==> flow/design.v <==
`timescale 1ns / 1ps
module main(
	input clk,
	input rst,
	input echo,
	input canal_serial_receptor,
	output canal_serial_transmisor,
	output servo1,
	output servo2,
	output servo3,
	output servo4,
	output servo5,
	output [7:0] leds,
	output trig,
	output [7:0] seg,
	output [3:0] an
    );	
		wire [8:0] distancia;
		wire [13:0] decimal;
		wire [7:0] ang_servo_1;
		wire [7:0] ang_servo_2;
		wire [7:0] ang_servo_3;
		wire [7:0] ang_servo_4;
		wire [7:0] ang_servo_5;
		assign leds = decimal[7:0];
		servo_pwm servo_pwm1 (
			.pos(ang_servo_1),  
			.clk(clk),
			.rst(rst),
			.servo_pulse(servo1)
		);
		servo_pwm servo_pwm2(
			.pos(ang_servo_2),  
			.clk(clk),
			.rst(rst),
			.servo_pulse(servo2)
		);
		servo_pwm servo_pwm3 (
			.pos(ang_servo_3),  
			.clk(clk),
			.rst(rst),
			.servo_pulse(servo3)
		);
		servo_pwm servo_pwm4 (
			.pos(ang_servo_4),  
			.clk(clk),
			.rst(rst),
			.servo_pulse(servo4)
		);
		servo_pwm servo_pwm5 (
			.pos(ang_servo_5),  
			.clk(clk),
			.rst(rst),
			.servo_pulse(servo5)
		);
		controlador_sensor_distancia controlador_sensor_distancia(
			.echo(echo),
			.clk(clk),
			.rst(rst),
			.distancia(distancia),
			.trig(trig)
		);
		controlador_etapa controlador_etapa(
			.distancia(distancia),
			.clk(clk),
			.rst(rst),
			.canal_serial_receptor(canal_serial_receptor),
			.decimal(decimal),
			.canal_serial_transmisor(canal_serial_transmisor),
			.ang_servo_1(ang_servo_1),
			.ang_servo_2(ang_servo_2),
			.ang_servo_3(ang_servo_3),
			.ang_servo_4(ang_servo_4),
			.ang_servo_5(ang_servo_5)
		);
		SevenSeg SevenSeg(
			.clk(clk),
			.rst(rst),
			.decimal({5'b00000, distancia}),
			.an(an),
			.seg(seg)
			);
endmodule
`timescale 1ns / 1ps
module servo_pwm(
  input [7:0] pos,
  input clk,  
  input rst,
  output reg servo_pulse
    );
  parameter ClkDiv = 195;     
  parameter init = 12'b000010001100;  
  reg [7:0] ClkCount;  
  reg ClkTick;
  reg [12:0] PulseCount;
  reg [11:0] count;
  always @(posedge clk) begin
	if (rst) ClkTick <= 0;
	else ClkTick <= (ClkCount==ClkDiv-2);
  end
  always @(posedge clk) begin
	if (rst) ClkCount <= 0;
	else if(ClkTick) ClkCount <= 0; else ClkCount <= ClkCount + 1;
  end
  always @(posedge clk) begin
	if (rst) PulseCount <= 0;
	else if(ClkTick) begin
		PulseCount <= PulseCount + 1;
		if (PulseCount == 5128) begin  
			PulseCount <= 0;
		end
	end
  end
  always @(*) count = init +  {4'b0000, pos} +  {4'b0000, pos} ;
  always @(posedge clk) begin
	if (rst) servo_pulse <= 0;
	else servo_pulse <= (PulseCount < count);
  end
endmodule
`timescale 1ns / 1ps
module controlador_sensor_distancia(
		input echo,
		input clk,
		input rst,
		output reg trig,
		output reg [18:0] distancia,
		output reg timeout,
		output reg [2:0] state,
		output [13:0] decimal
    );
	 parameter ENVIANDO_PULSO = 0, RECIBIENDO_PULSO = 1, ESPERANDO_PULSO = 2, EN_ESPERA = 3, DELAY= 4;
	 parameter tiempo10us = 500, TIMEOUT = 20000, TIEMPO_DELAY = 20000;
	 reg [35:0] contador_10us;
	 reg [35:0] contador_echo;
	 reg [35:0] contador_en_espera;
	 reg [18:0] distancia_temporal;
	 reg [30:0] contador_timeout;
	 reg [30:0] cont_delay;
	 reg [31:0] distancias_anteriores[4:0];
	 always @(posedge clk) begin : seq
		reg [18:0] distancia_v;
		reg  trig_v;
		distancia_v = distancia;
		trig_v = trig;
		if (rst) begin
			state = ENVIANDO_PULSO;
			contador_10us = 0;
			contador_echo = 0;
			contador_en_espera = 0;
			trig_v = 0;
			contador_timeout = 0;
			timeout = 0;
			distancia_v = 0;
			distancia_temporal = 0;
			cont_delay = 0;
			distancias_anteriores[0] = 0;
			distancias_anteriores[1] = 0;
			distancias_anteriores[2] = 0;
			distancias_anteriores[3] = 0;
			distancias_anteriores[4] = 0;
		end else if (state == ENVIANDO_PULSO) begin
			trig_v = 1;
			contador_10us = contador_10us + 1;
			if (contador_10us >= tiempo10us) begin
				trig_v = 0;
				contador_10us = 0;
				contador_timeout = 0;
				state = ESPERANDO_PULSO;
			end
		end else if (state == ESPERANDO_PULSO) begin
			contador_timeout = contador_timeout + 1;
			if (echo) begin
				state = RECIBIENDO_PULSO;
				contador_echo = 0;
			end else if (contador_timeout >= TIMEOUT) begin
				state = ENVIANDO_PULSO;
			end 
		end else if (state == RECIBIENDO_PULSO) begin
			contador_echo = contador_echo + 1;
			if (!echo) begin
				state = EN_ESPERA;
				contador_en_espera = 0;
			end
		end else if (state == EN_ESPERA) begin
			if(contador_en_espera < contador_echo) begin
				contador_en_espera = contador_en_espera + 2900;  
				distancia_temporal = distancia_temporal + 1;
			end
			else if (distancia_temporal < 35 && distancia_temporal >4) begin
				distancias_anteriores[0] = distancias_anteriores[1];
				distancias_anteriores[1] = distancias_anteriores[2];
				distancias_anteriores[2] = distancias_anteriores[3];
				distancias_anteriores[3] = distancias_anteriores[4];
				distancias_anteriores[4] = distancia_temporal - 1;
				if (distancias_anteriores[0] == distancias_anteriores[1] && 
					distancias_anteriores[1] == distancias_anteriores[2] && 
					distancias_anteriores[2] == distancias_anteriores[3] && 
					distancias_anteriores[3] == distancias_anteriores[4]) begin
					distancia_v = distancias_anteriores[4];
				end		
				distancia_temporal = 0;
				contador_echo = 0;
				contador_en_espera = 0;
				state = DELAY;
			end else begin
				distancia_temporal = 0;
				contador_echo = 0;
				contador_en_espera = 0;
				state = DELAY;
			end
		end
		else if (state == DELAY) begin
			if (cont_delay == TIEMPO_DELAY) begin
				state = ENVIANDO_PULSO;
				cont_delay = 0;
			end else cont_delay = cont_delay + 1;
		end
			distancia <= distancia_v;
		trig <= trig_v;
	end
	assign decimal = distancia;
endmodule
`timescale 1ns / 1ps
module controlador_etapa(
		input [8:0] distancia,  
		input clk,
		input rst,
		input canal_serial_receptor,
		output [13:0] decimal,
		output canal_serial_transmisor,
		output [7:0] ang_servo_1,
		output [7:0] ang_servo_2,
		output [7:0] ang_servo_3,
		output [7:0] ang_servo_4,
		output [7:0] ang_servo_5
    );
	 wire [7:0] recepcion_ang_2, recepcion_ang_3, recepcion_ang_4;
	 wire [8:0] distancia_para_mapear;
	 wire [7:0] distancia_mapeada;
	 assign distancia_para_mapear = (distancia >= 5) ?  distancia - 5: 0;
	 parameter x5cm = 0, z5cm = 110, x0cm = 0, z0cm = 0, y0cm = 0;
	 parameter xpunto = 127;
	 wire [7:0] ypunto;
	 parameter tiempo_espera = 1000;
	 parameter limite_distancia_superior = 14;
	 parameter limite_distancia_inferior = 4;
	 parameter BUSCANDO_SUBIENDO = 0, BUSCANDO_BAJANDO = 1, PESCANDO_OBJETO = 2, LEVANTANDO_OBJETO = 3,DEJANDO_OBJETO = 4, IDLE = 5;
	 reg [7:0] x, y, z;
	 reg [25:0] cont_x, cont_y;
	 reg [7:0] cont_angulo_y;
	 reg [25:0] cont_divider;
	 assign ang_servo_1 = cont_angulo_y;
	 assign ang_servo_2 = recepcion_ang_2;
	 assign ang_servo_3 = recepcion_ang_3;
	 assign ang_servo_4 = recepcion_ang_4;
	 assign ang_servo_5 = 128;
	 assign ypunto = cont_angulo_y > 128 ? 64 : 192;
	 wire tick_transmisor;
	 wire tick_receptor;
	 wire clk_div_transmisor;
	 wire clk_div_receptor;
	 reg [3:0] state;
	 assign decimal = state;
	 receptor_serial receptor_serial(
			.clk(clk),
			.rst(rst),
			.en(tick_receptor),
			.canal_serial(canal_serial_receptor),
			.angulo_servo_2(recepcion_ang_2),
			.angulo_servo_3(recepcion_ang_3),
			.angulo_servo_4(recepcion_ang_4)
		);
	transmisor_serial transmisor_serial(
		 .clk(clk),
		 .rst(rst),
		 .en(tick_transmisor),
		 .x(x),
		 .y(y),
		 .z(z),
		.canal_serial(canal_serial_transmisor)
    );
		clockDivider clockDivider_transmisor(
			.clock(clk),
			.rst(rst),
			.constante(16'd1000),
			.clk(clk_div_transmisor),
			.tick(tick_transmisor)
		);
		clockDivider clockDivider_receptor(
			.clock(clk),
			.rst(rst),
			.constante(16'd50),
			.clk(clk_div_receptor),
			.tick(tick_receptor)
		);
		ROM_mapeo_distancia ROM_mapeo_distancia(
			.distancia(distancia_para_mapear),
			.distancia_mapeada(distancia_mapeada)
		);
	 always @(posedge clk) begin : seq
		reg [7:0] x_v;
		reg [7:0] y_v;
		reg [7:0] z_v;
		reg [7:0] cont_angulo_y_v;
		reg [3:0] state_v;
		x_v = x;
		y_v = y;
		z_v = z;
		cont_angulo_y_v = cont_angulo_y;
		state_v = state;
		if (rst) begin
			x_v = 0;
			y_v = 0;
			z_v = 90;
			state_v = BUSCANDO_SUBIENDO;
			cont_divider = 0;
			cont_angulo_y_v = 0;
			cont_x = 0;
			cont_y = 0;
		end else
		case(state_v)
			BUSCANDO_SUBIENDO: begin
				cont_divider = cont_divider + 1;
				if (distancia <= limite_distancia_superior && distancia >= limite_distancia_inferior) begin
					state_v = PESCANDO_OBJETO;
					x_v = distancia_mapeada;
				end
				else if (cont_divider == tiempo_espera) begin
					cont_divider = 0;
					cont_angulo_y_v = cont_angulo_y_v + 1;
					if (cont_angulo_y_v == 255) state_v = BUSCANDO_BAJANDO;
				end
			end
			BUSCANDO_BAJANDO: begin
				cont_divider = cont_divider + 1;
				if (distancia <= limite_distancia_superior && distancia >= limite_distancia_inferior) begin
					state_v = PESCANDO_OBJETO;
					x_v = distancia_mapeada;
				end
				else if (cont_divider == tiempo_espera) begin
					cont_divider = 0;
					cont_angulo_y_v = cont_angulo_y_v - 1;
					if (cont_angulo_y_v == 0) state_v = BUSCANDO_SUBIENDO;
				end
			end
			PESCANDO_OBJETO: begin
				if (cont_x == tiempo_espera) begin
					cont_x = 0;
					if (x_v == distancia_mapeada) begin
						if (z_v == z0cm) begin
							state_v = LEVANTANDO_OBJETO;
						end else z_v = z_v - 1;
					end else x_v = x_v + 1;
				end else cont_x = cont_x + 1;
			end
			LEVANTANDO_OBJETO: begin
				if (cont_x == tiempo_espera) begin
					cont_x = 0;
					if (z_v == z5cm) begin
						if (x_v == x5cm) begin
							state_v = DEJANDO_OBJETO;
						end else x_v = x_v - 1;
					end else z_v = z_v + 1;
				end else cont_x = cont_x + 1;
			end
			DEJANDO_OBJETO: begin
				if (cont_x == tiempo_espera) begin
					if (x_v == xpunto) begin
						state_v = IDLE;
					end else if (x_v < xpunto) x_v = x_v + 1;
					else x_v = x_v -1;
				end else cont_x = cont_x + 1;
			end
			IDLE: begin
				if (cont_x == tiempo_espera) begin
					cont_x = 0;
					if (z_v == z5cm) begin
						if (x_v == x5cm) begin
							z_v = 90;
							state_v = BUSCANDO_SUBIENDO;
						end else x_v = x_v - 1;
					end else z_v = z_v + 1;
				end else cont_x = cont_x + 1;
			end
		endcase
		x <= x_v;
		y <= y_v;
		z <= z_v;
		cont_angulo_y <= cont_angulo_y_v;
		state <= state_v;
	end
endmodule
`timescale 1ns / 1ps
module receptor_serial(
		input clk,
		input rst,
		input en,
		input canal_serial,
		output reg [7:0] angulo_servo_1,
		output reg [7:0] angulo_servo_2,
		output reg [7:0] angulo_servo_3,
		output reg [7:0] angulo_servo_4,
		output reg [2:0] state
    );
	 reg [5:0] cont_data;
	 reg [6:0] cont_nivelacion;
	 reg [5:0] cont_50;
	 reg [1:0] cont_servo;
	 reg [31:0] data;
	 reg listo;
	 parameter STAND_BY = 3'b000, LEVELING_CLOCK = 3'b011, RECEIVING = 3'b001, HOLA = 3'b010;
	 parameter ciclo = 10;
	 parameter nivelacion = 14;
	 parameter num_datos = 8;
	 always @(posedge clk) begin : seq
		reg [7:0] angulo_servo_1_v;
		reg [7:0] angulo_servo_2_v;
		reg [7:0] angulo_servo_3_v;
		reg [7:0] angulo_servo_4_v;
		angulo_servo_1_v = angulo_servo_1;
		angulo_servo_2_v = angulo_servo_2;
		angulo_servo_3_v = angulo_servo_3;
		angulo_servo_4_v = angulo_servo_4;
	  if (rst) begin
		state = STAND_BY;
		cont_data = 0;
		cont_nivelacion = 1;
		cont_50 =ciclo;
		listo = 0;
		cont_servo =0;
		data = 0;
		angulo_servo_1_v = 0;
		angulo_servo_2_v = 0;
		angulo_servo_3_v = 0;
		angulo_servo_4_v = 0;
	  end else if (en) begin
		 if (listo) begin
			case(cont_servo)
				1: angulo_servo_1_v = data[7:0];
				2: angulo_servo_2_v = data[7:0];
				3: angulo_servo_3_v = data[7:0];
				0: angulo_servo_4_v = data[7:0];
			endcase
		 end
		 case(state)
			STAND_BY: begin
				if (!canal_serial) state = LEVELING_CLOCK;
			end
			LEVELING_CLOCK: begin
				if (cont_nivelacion == nivelacion) begin
					state = RECEIVING;
					cont_nivelacion = 1;
					cont_50 = ciclo;
				end else cont_nivelacion = cont_nivelacion + 1;
			end	
			RECEIVING: begin
				if (cont_50 == ciclo) begin
					cont_50 = 1;
					if (cont_data == num_datos) begin
						cont_servo = cont_servo + 1;
						state = STAND_BY;
						listo = 1;
						cont_data = 0;
					end else if (cont_data < num_datos) begin
						listo = 0;
						data[cont_data] = canal_serial;
						cont_data = cont_data + 1;
					end  
				end else cont_50 = cont_50 + 1;
			end
			HOLA: begin
				state = STAND_BY;
			end
		 endcase
	  end
		angulo_servo_1 <= angulo_servo_1_v;
		angulo_servo_2 <= angulo_servo_2_v;
		angulo_servo_3 <= angulo_servo_3_v;
		angulo_servo_4 <= angulo_servo_4_v;
	end
endmodule
`timescale 1ns / 1ps
module transmisor_serial(
		input clk,
		input rst,
		input en,  
		input [7:0] x,
		input [7:0] y,
		input [7:0] z,
		output reg canal_serial,
		output [13:0] decimal
    );
	 reg [5:0] cont_data;
	 reg [18:0] cont_delay;
	 reg state;
	 wire [29:0] data;
	 assign data = {1'b1,z,1'b0,1'b1,y,1'b0,1'b1,x,1'b0};
	 parameter IDLE = 1'b0, TR = 1'b1;
	 parameter DELAY_IDLE = 30;
	 always @(posedge clk) begin
		if (rst) begin
			state = TR;
			cont_data = 0;
			cont_delay = 0;
			canal_serial = 0;
		end else if (en) begin
		case(state)
			TR: begin
				canal_serial = data[cont_data];
				cont_data = cont_data + 1;
				if (cont_data ==30) begin
					cont_data = 0;
					state = IDLE;
				end
			end
			IDLE: begin
				canal_serial = 1;
				cont_delay = cont_delay + 1;
				if (cont_delay == DELAY_IDLE) begin  
					state = TR;
					cont_delay = 0;
				end
			end
		endcase
		end
	 end
	 assign decimal = cont_data;
endmodule
`timescale 1ns / 1ps
module clockDivider(
    input clock,
    input rst,
	 input [15:0] constante,
    output reg clk,
    output tick
    );
	reg [25:0] count;
	assign tick = (count == constante) && !clk;
	always @(posedge(clock)) begin
		if (rst) begin
			count <= 0;
			clk <= 0;
		end
		else if (count == constante) begin
			count <= 0;
			clk <= ~clk;
		end
		else begin
			count <= count + 1;
		end
	end
endmodule
`timescale 1ns / 1ps
`default_nettype none
module ROM_mapeo_distancia(distancia, distancia_mapeada);
input [8:0] distancia;
output reg [7:0] distancia_mapeada;
always @(*)
begin
	case (distancia)
		9'd0: distancia_mapeada = 0;
		9'd1: distancia_mapeada = 26;
		9'd2: distancia_mapeada = 51;
		9'd3: distancia_mapeada = 77;
		9'd4: distancia_mapeada = 102;
		9'd5: distancia_mapeada = 128;
		9'd6: distancia_mapeada = 153;
		9'd7: distancia_mapeada = 179;
		9'd8: distancia_mapeada = 204;
		9'd9: distancia_mapeada = 230;
		default: distancia_mapeada = 255;
	endcase
end
endmodule
`default_nettype wire
module SevenSeg(
		input clk,
		input rst,
		input [13:0] decimal,
		output [3:0] an,
		output [7:0] seg
    );
	 wire [15:0] bcd_out;
	 bcd decToBCD (
		.decimal(decimal),
		.bcd_out(bcd_out)
	 );
	 seven_seg BCDTo7Seg(
		.clk(clk),
		.rst(rst),
		.bcd_in(bcd_out),
		.seg(seg),
		.an(an)
	 );
endmodule
module bcd(
  decimal,
  bcd_out
);
  input 	 [13:0] decimal;
  output reg [15:0] bcd_out;
  reg [29:0] memreg;
  integer index;
  always @ (decimal) begin
    memreg [29:14] = 0;
    memreg [13:0] = decimal;
    for(index=0; index < 14; index = index+1)
      begin
        if(memreg[29:26] > 4) begin
          memreg[29:26] = memreg[29:26] + 3;
        end
        if(memreg[25:22] > 4) begin
          memreg[25:22] = memreg[25:22] + 3;
        end
        if(memreg[21:18] > 4) begin
          memreg[21:18] = memreg[21:18] + 3;
        end
        if(memreg[17:14] > 4) begin
          memreg[17:14] = memreg[17:14] + 3;
        end
        memreg = memreg << 1;
      end
    bcd_out = memreg[29:14];
  end
endmodule
module seven_seg(
	  clk,
	  rst,
	  bcd_in,
	  seg,
	  an
	);
  input 	[15:0]	bcd_in;
  input clk;
  input rst;
  output reg [7:0] seg;
  output [3:0] an;
	reg [15:0] disp_ctr;
	reg [6:0] sseg;
	reg [3:0] an_temp;
  	always @ (posedge(clk))
	begin
	  if (rst) begin
		disp_ctr = 0;
		an_temp = 4'b1111;
		sseg = 0;
		seg = 8'b11111111;
	  end else begin
		disp_ctr = disp_ctr + 1;
		if (disp_ctr >= 49999) begin
			an_temp = 4'b1110;
			sseg = bcd_in[3:0];
		end else if (disp_ctr <= 12499) begin
			an_temp = 4'b1101;
			sseg = bcd_in[7:4];
		end else if (disp_ctr <= 24999) begin
			an_temp = 4'b1011;
			sseg = bcd_in[11:8];
		end else if (disp_ctr <= 37499) begin
			an_temp = 4'b0111;
			sseg = bcd_in[15:12];
		end
		begin
		case(sseg)
			0:		seg = 8'b11000000;
			1:		seg = 8'b11111001;
			2:		seg = 8'b10100100;
			3:		seg = 8'b10110000;
			4:		seg = 8'b10011001;
			5:		seg = 8'b10010010;
			6:		seg = 8'b10000010;
			7:		seg = 8'b11111000;
			8:		seg = 8'b10000000;
			9:		seg = 8'b10011000;
			default:	seg = 8'b11111111;
		  endcase
		end
	  end
	end
	assign an = an_temp;
endmodule
==> reports on main <==
[Tool chain data of main]
Module main before and after one edit of its RTL, step after step.
"unedited" refers to lines of the RTL above, "edited" to lines of the edited file.
"difference" is "edited" less "unedited", of the values as shown.
Cell names lack the library's common part.
Not given: --
Set-up
  top module: main
  clock port: clk
  cell library: sky130hd
  library corner: tt_025C_1v80

[Diff]
Unified diff, file above to edited file.
A script made this edit. It was not meant as an optimisation and need not keep what the design does.
begin of diff
@@ -247,5 +247,5 @@
 	 parameter BUSCANDO_SUBIENDO = 0, BUSCANDO_BAJANDO = 1, PESCANDO_OBJETO = 2, LEVANTANDO_OBJETO = 3,DEJANDO_OBJETO = 4, IDLE = 5;
 	 reg [7:0] x, y, z;
-	 reg [25:0] cont_x, cont_y;
+	 reg [51:0] cont_x, cont_y;
 	 reg [7:0] cont_angulo_y;
 	 reg [25:0] cont_divider;
end of diff

[After elaboration]
Yosys after proc, flatten, opt, wreduce and memory -nomap, before mapping. Print and check cells are not counted.
Memory sizes are those after Yosys's memory passes, which may raise the word count (mostly to a power of two), join words into wider ones and drop unused or constant bits.
Word-level totals
  register bits after elaboration: unedited 674, edited 700, difference +26
  ROM bits: unedited 240, edited 240, difference 0
  clocked read ports x word width: unedited 7, edited 7, difference 0
  memories kept: unedited 2, edited 2, difference 0
  output and inout port bits: unedited 27, edited 27, difference 0
  word-level cells: unedited 498, edited 498, difference 0
Memory list
  words x width with read and write ports: unedited 16 x 8 bit 1R0W; 16 x 7 bit 1R0W, edited 16 x 8 bit 1R0W; 16 x 7 bit 1R0W
Operators by class
  add/subtract/negate cells: unedited 70, edited 70, difference 0
  magnitude comparators: unedited 45, edited 45, difference 0
  equality and inequality tests: unedited 83, edited 83, difference 0
  shifts and indexed selects: unedited 3, edited 3, difference 0
  multiplexer cells: unedited 140, edited 140, difference 0
  bitwise gates (word level): unedited 16, edited 16, difference 0
  reduce/logical cells: unedited 75, edited 75, difference 0
Operators by type and width
  2-to-1 mux 26 bit: unedited 4, edited 2, difference -2
  2-to-1 mux 52 bit: unedited 0, edited 2, difference +2
  adder 26 x 1 -> 26 bit with constant B: unedited 4, edited 3, difference -1
  == test 26 x 10 -> 1 bit with constant B: unedited 3, edited 2, difference -1
  parallel mux 26 bit (select 2 bit): unedited 1, edited 0, difference -1
  adder 52 x 1 -> 52 bit with constant B: unedited 0, edited 1, difference +1
  == test 52 x 10 -> 1 bit with constant B: unedited 0, edited 1, difference +1
  parallel mux 52 bit (select 2 bit): unedited 0, edited 1, difference +1
Unchanged operator kinds not shown: 114.

[Longest topological paths]
Depth = most cells in a row (Yosys ltp): at word level without a register or memory, in the mapped netlist without a sequential cell, where the memories' decode and read muxes count.
Depth
  depth in word-level cells: unedited 24, edited 24, difference 0
  ABC_AREA: unedited 0, edited 0
  depth in mapped cells: unedited 28, edited 28, difference 0

[Mapped cells and area]
The flow's flattened synthesis, as Yosys stat reports it; memories are mapped. The netlist is that of the ABC_AREA named above (0 if unset); the other value can give another one.
Mapped netlist
  standard cells after synthesis: unedited 4647, edited 4885, difference +238
  synthesis area (sq um): unedited 37323.3, edited 38369.3, difference +1046.0
  flip-flop cells: unedited 648, edited 674, difference +26
  buffers: unedited 217, edited 240, difference +23
Cell types
  nand2_1: unedited 365, edited 532, difference +167
  nor2_1: unedited 690, edited 597, difference -93
  a21oi_1: unedited 234, edited 307, difference +73
  mux2i_1: unedited 118, edited 62, difference -56
  clkbuf_1: unedited 172, edited 207, difference +35
  xor2_1: unedited 187, edited 219, difference +32
  o21ai_0: unedited 210, edited 241, difference +31
  xnor2_1: unedited 234, edited 204, difference -30
  and3_1: unedited 122, edited 149, difference +27
  dfxtp_1: unedited 648, edited 674, difference +26
  nand3_1: unedited 189, edited 212, difference +23
  nor4_1: unedited 73, edited 94, difference +21
  nor3_1: unedited 142, edited 161, difference +19
  buf_2: unedited 28, edited 10, difference -18
  a311oi_1: unedited 29, edited 15, difference -14
  nor2b_1: unedited 35, edited 48, difference +13
  inv_1: unedited 166, edited 154, difference -12
  nand3b_1: unedited 26, edited 16, difference -10
Unchanged cell types not shown: 15.
The list need not be complete.
The figures by module come from a second, unflattened synthesis with its own total; it is not the netlist above.
Second synthesis, totals
  cell total of the unflattened synthesis: unedited 5035, edited 5331, difference +296
  area (unflattened synthesis) (sq um): unedited 41339.6, edited 42954.9, difference +1615.3
Rows give one instance, submodules left out.
Modules, unedited
  controlador_sensor_distancia: times used 1, cells 1834, area 15175.8 sq um, seq. area 5805.6 sq um
  servo_pwm: times used 5, cells 147, area 1315.0 sq um, seq. area 460.4 sq um
  controlador_etapa: times used 1, cells 772, area 5795.6 sq um, seq. area 1581.5 sq um
  bcd: times used 1, cells 499, area 3473.3 sq um, seq. area 0.0 sq um
  receptor_serial: times used 1, cells 336, area 3050.4 sq um, seq. area 1281.2 sq um
  clockDivider: times used 2, cells 155, area 1357.6 sq um, seq. area 540.5 sq um
  seven_seg: times used 1, cells 289, area 2382.3 sq um, seq. area 680.7 sq um
  transmisor_serial: times used 1, cells 225, area 1945.6 sq um, seq. area 540.5 sq um
  ROM_mapeo_distancia: times used 1, cells 34, area 222.7 sq um, seq. area 0.0 sq um
  main: times used 1, cells 1, area 3.8 sq um, seq. area 0.0 sq um
  SevenSeg: times used 1, cells 0, area 0.0 sq um, seq. area 0.0 sq um
Modules, edited
  controlador_sensor_distancia: times used 1, cells 1973, area 15587.4 sq um, seq. area 5805.6 sq um
  controlador_etapa: times used 1, cells 929, area 6999.2 sq um, seq. area 2102.0 sq um
  servo_pwm: times used 5, cells 147, area 1315.0 sq um, seq. area 460.4 sq um
  bcd: times used 1, cells 499, area 3473.3 sq um, seq. area 0.0 sq um
  receptor_serial: times used 1, cells 336, area 3050.4 sq um, seq. area 1281.2 sq um
  clockDivider: times used 2, cells 155, area 1357.6 sq um, seq. area 540.5 sq um
  seven_seg: times used 1, cells 289, area 2382.3 sq um, seq. area 680.7 sq um
  transmisor_serial: times used 1, cells 225, area 1945.6 sq um, seq. area 540.5 sq um
  ROM_mapeo_distancia: times used 1, cells 34, area 222.7 sq um, seq. area 0.0 sq um
  main: times used 1, cells 1, area 3.8 sq um, seq. area 0.0 sq um
  SevenSeg: times used 1, cells 0, area 0.0 sq um, seq. area 0.0 sq um

[Timing after synthesis]
Source: OpenSTA report_checks on the synthesized netlist (no wires, ideal clock, input and output delay 20% of the period each), path of least setup slack; recovery checks are left aside. Register names are those of the netlist, which keeps one name where synthesis merged equal registers.
Timing path post-synthesis
  path type: unedited reg2reg, edited reg2reg
  start point: unedited register controlador_sensor_distancia.distancia[6], edited register controlador_sensor_distancia.distancia[6]
  end point: unedited register SevenSeg.BCDTo7Seg.seg[3], edited register SevenSeg.BCDTo7Seg.seg[1]
  clock period (ps): unedited 10000, edited 10000, difference 0
  library setup time (ps): unedited 114, edited 59, difference -55
  launch time at the first pin (ps): unedited 0, edited 0, difference 0
  arrival time (ps): unedited 5202, edited 5355, difference +153
  required time (ps): unedited 9886, edited 9941, difference +55
  setup slack (ps): unedited 4684, edited 4585, difference -99
  path delay (ps): unedited 5316, edited 5414, difference +98
  driving pins on the path: unedited 28, edited 28, difference 0
  buffers on the path: unedited 2, edited 3, difference +1
  synthesis period reached (ps): unedited 5316, edited 5415, difference +99
"path delay" = arrival - input delay + setup time.
"driving pins on the path" counts driving pins, that of a launching flip-flop among them; a cell with two outputs on the path counts twice.
"synthesis period reached" = period - worst setup slack (recovery checks aside). The figure is calculated, with input and output delays left at 20% of the set period.
Between the ends stands the longest chain of elaborated cells between them, by number of cells; it is not shown to be the way that was timed. Of several equally long chains one is given.
Each line given opens the expression or statement behind the cell; cells for indexed reads and writes are added by Yosys, which also makes memories of some case tables.
A register here has more assigning lines than the two given.
Between the ends, post-synthesis, unedited
  path through: dfxtp_1 > inv_1 > ha_1 > inv_1 > ha_1 > or2_1 > buf_2 > a311oi_2 > nor3_4 > buf_6 > nand3_2 > a32oi_1 > nor2_1 > ha_1 > inv_1 > o21ai_0 > a211oi_1 > nor4b_4 > a32oi_2 > mux2i_2 > o21ai_0 > xnor2_1 > o2111a_1 > nor2_1 > inv_1 > ha_1 > or3_1 > a21bo_1
  length of the longest elaborated chain: 17
  elaborated cells between the ends (all ways): 59
  those cells by class: add/sub: 18; compare: 18; mux: 23
RTL lines, path post-synthesis, unedited
  start, declared: RTL line 126  | output reg [18:0] distancia,
  start, assigned: RTL line 218  | distancia <= distancia_v;
  adder 4 x 2 -> 4 bit: RTL line 619  | memreg[17:14] = memreg[17:14] + 3;
  2-to-1 mux 4 bit: RTL line 618  | if(memreg[17:14] > 4) begin
  greater-than comparator 4 x 3 -> 1 bit: RTL line 618
  2-to-1 mux 4 bit: RTL line 618
  greater-than comparator 4 x 3 -> 1 bit: RTL line 618
  2-to-1 mux 4 bit: RTL line 618
  adder 4 x 2 -> 4 bit: RTL line 619
  (+3 left out)
  adder 4 x 2 -> 4 bit: RTL line 613  | memreg[25:22] = memreg[25:22] + 3;
  2-to-1 mux 4 bit: RTL line 612  | if(memreg[25:22] > 4) begin
  2-to-1 mux 7 bit: RTL line 659  | end else if (disp_ctr <= 37499) begin
  2-to-1 mux 7 bit: RTL line 656  | end else if (disp_ctr <= 24999) begin
  2-to-1 mux 7 bit: RTL line 653  | end else if (disp_ctr <= 12499) begin
  2-to-1 mux 7 bit: RTL line 650  | if (disp_ctr >= 49999) begin
  2-to-1 mux 7 bit: RTL line 643  | if (rst) begin
  end, assigned: RTL line 665  | 0: seg = 8'b11000000;
  end, assigned: RTL line 666  | 1: seg = 8'b11111001;
  end, declared: RTL line 636  | output reg [7:0] seg;
Between the ends, post-synthesis, edited
  path through: dfxtp_1 > inv_1 > ha_1 > ha_1 > clkbuf_1 > clkbuf_1 > or3b_2 > a21oi_1 > o22ai_1 > o2111ai_1 > inv_1 > ha_1 > inv_1 > ha_1 > nor2_1 > a22oi_1 > o31ai_1 > or3_1 > clkbuf_1 > nand4_1 > o211ai_1 > a221oi_1 > a221oi_1 > a221oi_1 > inv_1 > ha_1 > nor2b_1 > o32a_1
  length of the longest elaborated chain: 17
  elaborated cells between the ends (all ways): 59
  those cells by class: add/sub: 18; compare: 18; mux: 23
RTL lines, path post-synthesis, edited
  start, declared: RTL line 126  | output reg [18:0] distancia,
  start, assigned: RTL line 218  | distancia <= distancia_v;
  adder 4 x 2 -> 4 bit: RTL line 619  | memreg[17:14] = memreg[17:14] + 3;
  2-to-1 mux 4 bit: RTL line 618  | if(memreg[17:14] > 4) begin
  greater-than comparator 4 x 3 -> 1 bit: RTL line 618
  2-to-1 mux 4 bit: RTL line 618
  greater-than comparator 4 x 3 -> 1 bit: RTL line 618
  2-to-1 mux 4 bit: RTL line 618
  adder 4 x 2 -> 4 bit: RTL line 619
  (+3 left out)
  adder 4 x 2 -> 4 bit: RTL line 613  | memreg[25:22] = memreg[25:22] + 3;
  2-to-1 mux 4 bit: RTL line 612  | if(memreg[25:22] > 4) begin
  2-to-1 mux 7 bit: RTL line 659  | end else if (disp_ctr <= 37499) begin
  2-to-1 mux 7 bit: RTL line 656  | end else if (disp_ctr <= 24999) begin
  2-to-1 mux 7 bit: RTL line 653  | end else if (disp_ctr <= 12499) begin
  2-to-1 mux 7 bit: RTL line 650  | if (disp_ctr >= 49999) begin
  2-to-1 mux 7 bit: RTL line 643  | if (rst) begin
  end, assigned: RTL line 665  | 0: seg = 8'b11000000;
  end, assigned: RTL line 666  | 1: seg = 8'b11111001;
  end, declared: RTL line 636  | output reg [7:0] seg;

[Path in the finished layout]
Path of least setup slack in the final report of the runs of pair A (OpenROAD, finished layout, wires in). Where an end is a register, its clock arrival counts in the times.
The path's times are printed in steps of 10 ps; the period is the one set.
Timing path after layout
  path type: unedited reg2reg, edited reg2reg
  start point: unedited register controlador_sensor_distancia.distancia[6], edited register controlador_sensor_distancia.distancia[6]
  end point: unedited register SevenSeg.BCDTo7Seg.seg[0], edited register SevenSeg.BCDTo7Seg.seg[1]
  clock period (ps): unedited 7490, edited 7490, difference 0
  library setup time (ps): unedited 140, edited 50, difference -90
  launch time at the first pin (ps): unedited 640, edited 640, difference 0
  arrival time (ps): unedited 7330, edited 7260, difference -70
  required time (ps): unedited 7980, edited 8080, difference +100
  setup slack (ps): unedited 650, edited 820, difference +170
  driving pins on the path: unedited 27, edited 26, difference -1
  buffers on the path: unedited 0, edited 0, difference 0
Between the ends stands the longest chain of elaborated cells between them, by number of cells; it is not shown to be the way that was timed. Of several equally long chains one is given.
A register here has more assigning lines than the two given.
Between the ends, after layout, unedited
  path through: dfxtp_1 > inv_1 > ha_1 > inv_1 > ha_1 > xor2_1 > a311oi_2 > nor3_4 > nand3_2 > a32oi_1 > nor2_1 > ha_1 > inv_1 > o21ai_0 > a211oi_1 > nor4b_4 > a32oi_2 > mux2i_2 > o21ai_0 > xnor2_1 > o2111a_1 > nor2_1 > inv_1 > ha_1 > or3_1 > o21ai_0 > a22oi_1
  length of the longest elaborated chain: 17
  elaborated cells between the ends (all ways): 59
  those cells by class: add/sub: 18; compare: 18; mux: 23
RTL lines, path after layout, unedited
  start, declared: RTL line 126  | output reg [18:0] distancia,
  start, assigned: RTL line 218  | distancia <= distancia_v;
  adder 4 x 2 -> 4 bit: RTL line 619  | memreg[17:14] = memreg[17:14] + 3;
  2-to-1 mux 4 bit: RTL line 618  | if(memreg[17:14] > 4) begin
  greater-than comparator 4 x 3 -> 1 bit: RTL line 618
  2-to-1 mux 4 bit: RTL line 618
  greater-than comparator 4 x 3 -> 1 bit: RTL line 618
  2-to-1 mux 4 bit: RTL line 618
  adder 4 x 2 -> 4 bit: RTL line 619
  (+3 left out)
  adder 4 x 2 -> 4 bit: RTL line 613  | memreg[25:22] = memreg[25:22] + 3;
  2-to-1 mux 4 bit: RTL line 612  | if(memreg[25:22] > 4) begin
  2-to-1 mux 7 bit: RTL line 659  | end else if (disp_ctr <= 37499) begin
  2-to-1 mux 7 bit: RTL line 656  | end else if (disp_ctr <= 24999) begin
  2-to-1 mux 7 bit: RTL line 653  | end else if (disp_ctr <= 12499) begin
  2-to-1 mux 7 bit: RTL line 650  | if (disp_ctr >= 49999) begin
  2-to-1 mux 7 bit: RTL line 643  | if (rst) begin
  end, assigned: RTL line 665  | 0: seg = 8'b11000000;
  end, assigned: RTL line 666  | 1: seg = 8'b11111001;
  end, declared: RTL line 636  | output reg [7:0] seg;
Between the ends, after layout, edited
  path through: dfxtp_1 > inv_1 > ha_1 > inv_1 > ha_1 > xnor2_1 > nand2_1 > a311oi_1 > inv_1 > ha_1 > inv_1 > ha_1 > nor2_1 > a22oi_1 > o31ai_1 > nor3_1 > nor3_1 > mux2i_1 > o211ai_1 > a221oi_1 > a221oi_1 > a221oi_1 > inv_1 > ha_1 > nor2b_1 > o32a_1
  length of the longest elaborated chain: 17
  elaborated cells between the ends (all ways): 59
  those cells by class: add/sub: 18; compare: 18; mux: 23
RTL lines, path after layout, edited
  start, declared: RTL line 126  | output reg [18:0] distancia,
  start, assigned: RTL line 218  | distancia <= distancia_v;
  adder 4 x 2 -> 4 bit: RTL line 619  | memreg[17:14] = memreg[17:14] + 3;
  2-to-1 mux 4 bit: RTL line 618  | if(memreg[17:14] > 4) begin
  greater-than comparator 4 x 3 -> 1 bit: RTL line 618
  2-to-1 mux 4 bit: RTL line 618
  greater-than comparator 4 x 3 -> 1 bit: RTL line 618
  2-to-1 mux 4 bit: RTL line 618
  adder 4 x 2 -> 4 bit: RTL line 619
  (+3 left out)
  adder 4 x 2 -> 4 bit: RTL line 613  | memreg[25:22] = memreg[25:22] + 3;
  2-to-1 mux 4 bit: RTL line 612  | if(memreg[25:22] > 4) begin
  2-to-1 mux 7 bit: RTL line 659  | end else if (disp_ctr <= 37499) begin
  2-to-1 mux 7 bit: RTL line 656  | end else if (disp_ctr <= 24999) begin
  2-to-1 mux 7 bit: RTL line 653  | end else if (disp_ctr <= 12499) begin
  2-to-1 mux 7 bit: RTL line 650  | if (disp_ctr >= 49999) begin
  2-to-1 mux 7 bit: RTL line 643  | if (rst) begin
  end, assigned: RTL line 665  | 0: seg = 8'b11000000;
  end, assigned: RTL line 666  | 1: seg = 8'b11111001;
  end, declared: RTL line 636  | output reg [7:0] seg;

[Flow runs]
Both versions went through the flow (Yosys, OpenROAD) with the same settings in each pair. Constraints: input delay and output delay 20% of the set period each, output load 0.01 pF.
Settings, pair A
  CORE_UTILIZATION: 40
  period_ns: 7.49
  CAP_MARGIN: 20
  CORE_MARGIN: 2
  SLEW_MARGIN: 20
Results, pair A
  chip area in the Yosys report (sq um): unedited 37323.3, edited 38369.3, difference +1046.0
  area inside the die boundary (sq um): unedited 95768.6, edited 98417.1, difference +2648.5
  standard-cell area after layout (sq um): unedited 41239.6, edited 42221.7, difference +982.1
  utilization in the final report: unedited 0.444, edited 0.444, difference 0.000
  worst slack on setup checks (ps): unedited 653, edited 816, difference +163
  setup TNS (ps): unedited 0, edited 0, difference 0
  smallest hold slack (ps): unedited 450, edited 457, difference +7
  power consumption (mW): unedited 7.743, edited 7.705, difference -0.038
  achieved period (ps): unedited 6837, edited 6674, difference -163
Settings, pair B
  ABC_AREA: 1
  CAP_MARGIN: 10
  CORE_MARGIN: 10
  CORE_UTILIZATION: 30
  CTS_CLUSTER_DIAMETER: 246
  MIN_ROUTING_LAYER: met2
  PLACE_DENSITY_LB_ADDON: 0.15
  period_ns: 10.4
  SLEW_MARGIN: 20
Results, pair B
  chip area in the Yosys report (sq um): unedited 37124.4, edited 38956.1, difference +1831.7
  area inside the die boundary (sq um): unedited 138220.0, edited 144666.0, difference +6446.0
  standard-cell area after layout (sq um): unedited 41837.6, edited 43787.0, difference +1949.4
  utilization in the final report: unedited 0.339, edited 0.339, difference 0.000
  worst slack on setup checks (ps): unedited 5891, edited 5556, difference -335
  setup TNS (ps): unedited 0, edited 0, difference 0
  smallest hold slack (ps): unedited 436, edited 426, difference -10
  power consumption (mW): unedited 5.613, edited 5.755, difference +0.142
  achieved period (ps): unedited 4509, edited 4844, difference +335
"achieved period" is the run's clock period less its worst setup slack. It is reckoned from that one timing run; input and output delays stay at 20% of the period that was set.
"power consumption": no workload was simulated; the value follows from the tool's default switching activity.
